==> flow/design.v <==
`timescale 1ns / 1ps
module fifo #(
    parameter DATA_WIDTH = 16,
    parameter DEPTH = 64, 
    parameter ALMOST_FULL_THRESH = 56,
    parameter ALMOST_EMPTY_THRESH = 8
)(
    input                   clk,
    input                   rst_n,        
    input                   wr_en,
    input  [DATA_WIDTH-1:0] wr_data,
    input                   rd_en,
    output reg [DATA_WIDTH-1:0] rd_data,
    output                  full,
    output                  empty,
    output                  almost_full,
    output                  almost_empty,
    output                  overflow_err,
    output                  underflow_err,
    output [DATA_WIDTH-1:0] fifo_count
);
    function integer clog2;
        input integer value;
        integer i;
        begin
            clog2 = 0;
            for (i = value-1; i > 0; i = i >> 1)
                clog2 = clog2 + 1;
        end
    endfunction
    localparam ADDR_WIDTH = clog2(DEPTH);
    reg [DATA_WIDTH-1:0] mem [0:DEPTH-1];
    reg [ADDR_WIDTH-1:0] write_pointer;    
    reg [ADDR_WIDTH-1:0] read_pointer;     
    reg [clog2(DEPTH+1)-1:0] count;        
    reg overflow_flag, underflow_flag;
    assign full         = (count == DEPTH);
    assign empty        = (count == 0);
    assign almost_full  = (count >= ALMOST_FULL_THRESH);
    assign almost_empty = (count <= ALMOST_EMPTY_THRESH);
    assign overflow_err = overflow_flag;
    assign underflow_err= underflow_flag;
    assign fifo_count   = count;
    always @(posedge clk) begin
        if (wr_en && !full)
            mem[write_pointer] <= wr_data;
    end
    always @(posedge clk or negedge rst_n) begin
        if (!rst_n) begin
            write_pointer <= 0;
        end else if (wr_en) begin
            if (!full) begin
                write_pointer <= write_pointer + 1'b1;
            end
        end
    end
    always @(posedge clk or negedge rst_n) begin
        if (!rst_n) begin
            read_pointer <= 0;
            rd_data <= 0;
        end else if (rd_en) begin
            if (!empty) begin
                rd_data <= mem[read_pointer];
                read_pointer <= read_pointer + 1'b1;
            end
        end
    end
    always @(posedge clk or negedge rst_n) begin
        if (!rst_n) begin
            count <= 0;
        end else begin
            case ({wr_en && !full, rd_en && !empty})
                2'b10: count <= count + 1'b1; 
                2'b01: count <= count - 1'b1;
                default: count <= count;      
            endcase
        end
    end
    always @(posedge clk or negedge rst_n) begin
        if (!rst_n) begin
            overflow_flag  <= 1'b0;
            underflow_flag <= 1'b0;
        end else begin
            if (wr_en && full)
                overflow_flag <= 1'b1;
            else if (overflow_flag && rd_en && !empty)
                overflow_flag <= 1'b0;
            if (rd_en && empty)
                underflow_flag <= 1'b1;
            else if (underflow_flag && wr_en && !full)
                underflow_flag <= 1'b0;
        end
    end
endmodule
From RTL to reports: fifo
Each step is given for the RTL above and for the edited RTL.
"before" refers to lines of the RTL above, "after" to lines of the edited file.
"diff": "after" minus "before" as printed here. "rel_change_pct": 100 x difference / "before".
Library cell names are shortened.
{ "design": {"design": "fifo", "clock_port": "clk", "library": "sky130hd", "pvt_corner": "tt_025C_1v80"} }

Edit of the RTL
The edit as a unified diff against the file above.
The edit is scripted: it alters the design's behaviour and was not made to optimise anything.
begin of diff
@@ -72,5 +72,5 @@
             case ({wr_en && !full, rd_en && !empty})
                 2'b10: count <= count + 1'b1; 
-                2'b01: count <= count - 1'b1;
+                2'b01: count <= count + 1'b1;
                 default: count <= count;      
             endcase
end of diff

Elaborated design
Source: Yosys, flattened and elaborated, memories not mapped. Widths are those after wreduce. Registers that Yosys merges into a memory's read port (data or address) are not register bits. Print and check cells do not count. Equal cells are merged and count once.
Yosys's memory passes give these memory sizes; they may raise the number of words (mostly to a power of two), join words into wider ones and drop unused or constant bits.
{ "word_totals": {"columns": ["item", "before", "after", "diff", "rel_change_pct"], "rows": [
  ["ff_bits", 21, 21, 0, 0.00],
  ["mem_bits_rw", 1024, 1024, 0, 0.00],
  ["clocked_rd_ports_x_width", 16, 16, 0, 0.00],
  ["memories", 1, 1, 0, 0.00],
  ["inputBits", 20, 20, 0, 0.00],
  ["output_inout_bits", 38, 38, 0, 0.00],
  ["elab_cells", 42, 40, -2, -4.76]
]} }
{ "op_classes": {"columns": ["item", "before", "after", "diff", "rel_change_pct"], "rows": [
  ["n_addsub", 4, 3, -1, -25.00],
  ["cmp", 2, 2, 0, 0.00],
  ["n_eq", 3, 3, 0, 0.00],
  ["muxes", 8, 7, -1, -12.50],
  ["logic", 2, 2, 0, 0.00],
  ["reduce_and_logical", 17, 17, 0, 0.00]
]} }
{ "mem_list": {"columns": ["item", "before", "after"], "rows": [
  ["memory_list", "mem 64x16 r1 w1", "mem 64x16 r1 w1"]
]} }
{ "ops": {"columns": ["operator", "before", "after", "diff", "rel_change_pct"], "rows": [
  ["2-bit nonzero test", 3, 2, -1, -33.33],
  ["7-bit case mux with 2-bit select", 1, 0, -1, -100.00],
  ["7-bit by 1-bit subtractor with 7-bit output with constant B", 1, 0, -1, -100.00],
  ["2-bit OR reduction", 0, 1, 1, null]
]} }
Operator kinds equal on both sides are left out: 15.

Longest topological paths
Yosys ltp: most cells in a row. Word level: on the elaborated netlist, between registers, memories and ports. Mapped: between sequential cells and ports; inverters and the memories' decode and read muxes count.
{ "logic_depth": {"columns": ["item", "before", "after", "diff", "rel_change_pct"], "rows": [
  ["word_depth", 5, 5, 0, 0.00],
  ["ABC_AREA", "0", "0", null, null],
  ["depth_mapped", 15, 9, -6, -40.00],
  ["ltp_nobuf", 11, 7, -4, -36.36]
]} }

Netlist
Yosys stat after the flow's synthesis: flattened, memories mapped to cells. It holds for the ABC_AREA given above (unset counts as 0); a run with the other value may have another netlist.
{ "mapped": {"columns": ["item", "before", "after", "diff", "rel_change_pct"], "rows": [
  ["mapped_cells", 1993, 1946, -47, -2.36],
  ["synth_area_um2", 41048.1, 41253.3, 205.2, 0.50],
  ["sequential_area_um2", 31675.4, 31675.4, 0.0, 0.00],
  ["ff_cells", 1061, 1061, 0, 0.00],
  ["buffers", 135, 118, -17, -12.59]
]} }
{ "types": {"columns": ["cell_type", "before", "after", "diff", "rel_change_pct"], "rows": [
  ["o211ai_1", 1, 47, 46, 4600.00],
  ["a22oi_1", 37, 0, -37, -100.00],
  ["o22ai_1", 51, 15, -36, -70.59],
  ["mux4_2", 176, 211, 35, 19.89],
  ["a211oi_1", 32, 0, -32, -100.00],
  ["a22o_1", 31, 1, -30, -96.77],
  ["a21oi_1", 23, 0, -23, -100.00],
  ["nand2_1", 29, 51, 22, 75.86],
  ["mux2i_1", 128, 109, -19, -14.84],
  ["nor2b_1", 2, 20, 18, 900.00],
  ["nand4_1", 20, 3, -17, -85.00],
  ["o221ai_1", 13, 30, 17, 130.77],
  ["a2bb2oi_1", 16, 0, -16, -100.00],
  ["a221oi_1", 0, 16, 16, null],
  ["mux2_2", 49, 63, 14, 28.57],
  ["nor4_1", 14, 0, -14, -100.00],
  ["o31ai_1", 14, 0, -14, -100.00],
  ["a211o_1", 1, 15, 14, 1400.00]
]} }
Cell types equal on both sides are left out: 10.
The list need not be complete.

Timing after synthesis
OpenSTA on the mapped netlist: ideal clock, no wires. The path of least setup slack (recovery checks aside). Input and output delay are each 20% of the period. Register names are those of the netlist, which keeps one name where synthesis merged equal registers.
{ "synth_timing": {"columns": ["item", "before", "after", "diff", "rel_change_pct"], "rows": [
  ["kind", "flip-flop to flip-flop", "flip-flop to flip-flop", null, null],
  ["from", "reg count[2]", "reg count[0]", null, null],
  ["to", "reg count[4]", "mem mem[60][0]", null, null],
  ["tclk_ns", 3.3, 3.3, 0.0, 0.00],
  ["setup_time_ns", 0.131, 0.389, 0.258, null],
  ["launch_ns", 0.000, 0.000, 0.000, null],
  ["t_arrival_ns", 3.423, 2.385, -1.038, -30.32],
  ["t_required_ns", 3.169, 2.911, -0.258, -8.14],
  ["setup_slack_ns", -0.254, 0.526, 0.780, null],
  ["path_delay_ns", 3.554, 2.774, -0.780, -21.95],
  ["path_stages", 16, 8, -8, -50.00],
  ["path_buffers", 4, 0, -4, -100.00],
  ["synth_period_reached_ns", 3.554, 2.774, -0.780, -21.95]
]} }
"path_delay_ns" = arrival - input delay + setup time.
"path_stages" counts driving pins, that of a launching flip-flop among them; a cell with two outputs on the path counts twice.
"synth_period_reached_ns" = period - worst setup slack (recovery checks aside). The figure is calculated, with input and output delays left at 20% of the set period.
The rows between start and end are the longest chain of elaborated cells between them; the timing report does not say that the signal goes this way. Where chains are equally long, one stands for them.
Each line given opens the expression or statement behind the cell; cells for indexed reads and writes are added by Yosys, which also makes memories of some case tables.
At most two assigning lines are given for a register; there are more.
{ "synth_between_before": {"cell_sequence": "dfrtp_1 -> buf_2 -> or4_4 -> buf_6 -> o41a_1 -> buf_6 -> inv_4 -> ha_1 -> clkbuf_1 -> xor2_1 -> ha_1 -> and3b_1 -> o21ai_0 -> a21oi_1 -> a211o_1 -> xnor2_1", "elab_chain_len": 5, "cells_between": 12, "classes_between": "2 x add/sub; 3 x eq/ne; 1 x mux; 6 x reduce/logical"} }
{ "synth_rtl_before": {"columns": ["item", "line", "rtl"], "rows": [
  ["start: declaration", 35, "reg [clog2(DEPTH+1)-1:0] count;"],
  ["start: assignment", 73, "2'b10: count <= count + 1'b1;"],
  ["start: assignment", 74, "2'b01: count <= count - 1'b1;"],
  ["7-bit logical NOT", 38, "assign empty        = (count == 0);"],
  ["1-bit logical NOT", 72, "case ({wr_en && !full, rd_en && !empty})"],
  ["1-bit logical AND", 72, null],
  ["2-bit by 1-bit == test with 1-bit output", 72, null],
  ["7-bit case mux with 2-bit select", 72, null],
  ["end: assignment", 73, null],
  ["end: assignment", 74, null],
  ["end: declaration", 35, null]
]} }
after: The path ends at the enable pin of a flip-flop; only ways to that pin are counted.
{ "synth_between_after": {"cell_sequence": "dfrtp_1 -> inv_1 -> ha_1 -> nor2b_1 -> a31oi_1 -> and2_1 -> nand2_1 -> nor2_1", "elab_chain_len": 4, "cells_between": 5, "classes_between": "1 x eq/ne; 2 x mux; 2 x reduce/logical"} }
{ "synth_rtl_after": {"columns": ["item", "line", "rtl"], "rows": [
  ["start: declaration", 35, "reg [clog2(DEPTH+1)-1:0] count;"],
  ["start: assignment", 73, "2'b10: count <= count + 1'b1;"],
  ["start: assignment", 74, "2'b01: count <= count + 1'b1;"],
  ["7-bit == test", 37, "assign full         = (count == DEPTH);"],
  ["1-bit logical NOT", 45, "if (wr_en && !full)"],
  ["1-bit logical AND", 45, null],
  ["6-bit two-way mux", 45, null],
  ["end: declaration", 32, "reg [DATA_WIDTH-1:0] mem [0:DEPTH-1];"]
]} }

Path in the finished layout
Path of least setup slack in the final report of each run of set A (OpenROAD, finished layout, wires in). Where an end is a register, its clock arrival counts in the times.
{ "layout_timing": {"columns": ["item", "before", "after", "diff", "rel_change_pct"], "rows": [
  ["kind", "flip-flop to output port", "flip-flop to flip-flop", null, null],
  ["from", "reg count[2]", "reg read_pointer[1]", null, null],
  ["to", "out almost_empty", "reg rd_data[10]", null, null],
  ["tclk_ns", 3.12, 3.12, 0.00, 0.00],
  ["output_delay_ns", 0.62, null, null, null],
  ["setup_time_ns", null, 0.15, null, null],
  ["launch_ns", 0.67, 0.67, 0.00, 0.00],
  ["t_arrival_ns", 2.39, 3.45, 1.06, 44.35],
  ["t_required_ns", 2.50, 3.65, 1.15, 46.00],
  ["setup_slack_ns", 0.11, 0.20, 0.09, null],
  ["path_stages", 5, 8, 3, 60.00],
  ["path_buffers", 2, 2, 0, 0.00]
]} }
The rows between start and end are the longest chain of elaborated cells between them; the timing report does not say that the signal goes this way. Where chains are equally long, one stands for them.
At most two assigning lines are given for a register; there are more.
{ "layout_between_before": {"cell_sequence": "dfrtp_1 -> buf_4 -> or3_1 -> a21oi_1 -> clkdlybuf4s50_1", "elab_chain_len": 1, "cells_between": 1, "lines_between": 1, "classes_between": "1 x compare"} }
{ "layout_rtl_before": {"columns": ["item", "line", "rtl"], "rows": [
  ["start: declaration", 35, "reg [clog2(DEPTH+1)-1:0] count;"],
  ["start: assignment", 73, "2'b10: count <= count + 1'b1;"],
  ["start: assignment", 74, "2'b01: count <= count - 1'b1;"],
  ["7-bit by 4-bit less-or-equal comparator with 1-bit output", 40, "assign almost_empty = (count <= ALMOST_EMPTY_THRESH);"],
  ["end: declaration", 17, "output                  almost_empty,"]
]} }
{ "layout_between_after": {"cell_sequence": "dfrtp_4 -> buf_12 -> buf_12 -> mux4_2 -> mux2i_1 -> o211ai_1 -> a32oi_1 -> nand3_1"} }
{ "layout_rtl_after": {"columns": ["item", "line", "rtl"], "rows": [
  ["start: declaration", 34, "reg [ADDR_WIDTH-1:0] read_pointer;"],
  ["start: assignment", 59, "read_pointer <= 0;"],
  ["start: assignment", 64, "read_pointer <= read_pointer + 1'b1;"],
  ["end: declaration", 13, "output reg [DATA_WIDTH-1:0] rd_data,"]
]} }
after: No chain of elaborated cells between the ends is given.

Measured runs
Both versions went through the flow (Yosys, OpenROAD) with the same settings in each pair. Constraints: input delay and output delay 20% of the set period each, output load 0.01 pF.
{ "flow_settings_set_A": {"CORE_UTILIZATION": 40, "PLACE_DENSITY": 0.6, "period_ns": 3.12, "CAP_MARGIN": 20, "CORE_MARGIN": 2, "SLEW_MARGIN": 20} }
{ "results_set_A": {"columns": ["item", "before", "after", "diff", "rel_change_pct"], "rows": [
  ["post_synth_area_um2", 41048.1, 41253.3, 205.2, 0.50],
  ["total_die_area_um2", 105200.0, 105719.0, 519.0, 0.49],
  ["finish.stdcell_area_um2", 48013.5, 48602.9, 589.4, 1.23],
  ["layout_utilization_pct", 47.2, 47.6, 0.4, null],
  ["fin_ws_ns", 0.109, 0.198, 0.089, null],
  ["fin_tns_ns", 0.000, 0.000, 0.000, null],
  ["totalPower_uw", 41574, 42031, 457, 1.10],
  ["achieved_clock_period_ns", 3.011, 2.922, -0.089, -2.96]
]} }
{ "flow_settings_set_B": {"CAP_MARGIN": 35, "CELL_PAD_IN_SITES_GLOBAL_PLACEMENT": 0, "CORE_ASPECT_RATIO": 0.98, "CORE_UTILIZATION": 66, "CTS_CLUSTER_DIAMETER": 209, "GPL_ROUTABILITY_DRIVEN": 0, "MIN_ROUTING_LAYER": "met2", "PLACE_DENSITY": 0.64, "TNS_END_PERCENT": 50, "period_ns": 4.31, "CORE_MARGIN": 2, "SLEW_MARGIN": 20} }
{ "results_set_B": {"columns": ["item", "before", "after", "diff", "rel_change_pct"], "rows": [
  ["post_synth_area_um2", 41048.1, 41253.3, 205.2, 0.50],
  ["total_die_area_um2", 64205.2, 64521.0, 315.8, 0.49],
  ["finish.stdcell_area_um2", 46682.3, 46560.9, -121.4, -0.26],
  ["layout_utilization_pct", 75.8, 75.5, -0.3, null],
  ["fin_ws_ns", 0.423, 0.557, 0.134, null],
  ["fin_tns_ns", 0.000, 0.000, 0.000, null],
  ["totalPower_uw", 30169, 29780, -389, -1.29],
  ["achieved_clock_period_ns", 3.887, 3.753, -0.134, -3.45]
]} }
By "achieved_clock_period_ns" is meant the clock period of the run minus its worst setup slack. This is arithmetic on one report: input and output delays are still those of the set period (20% each).
"totalPower_uw": no workload was simulated; the value follows from the tool's default switching activity.
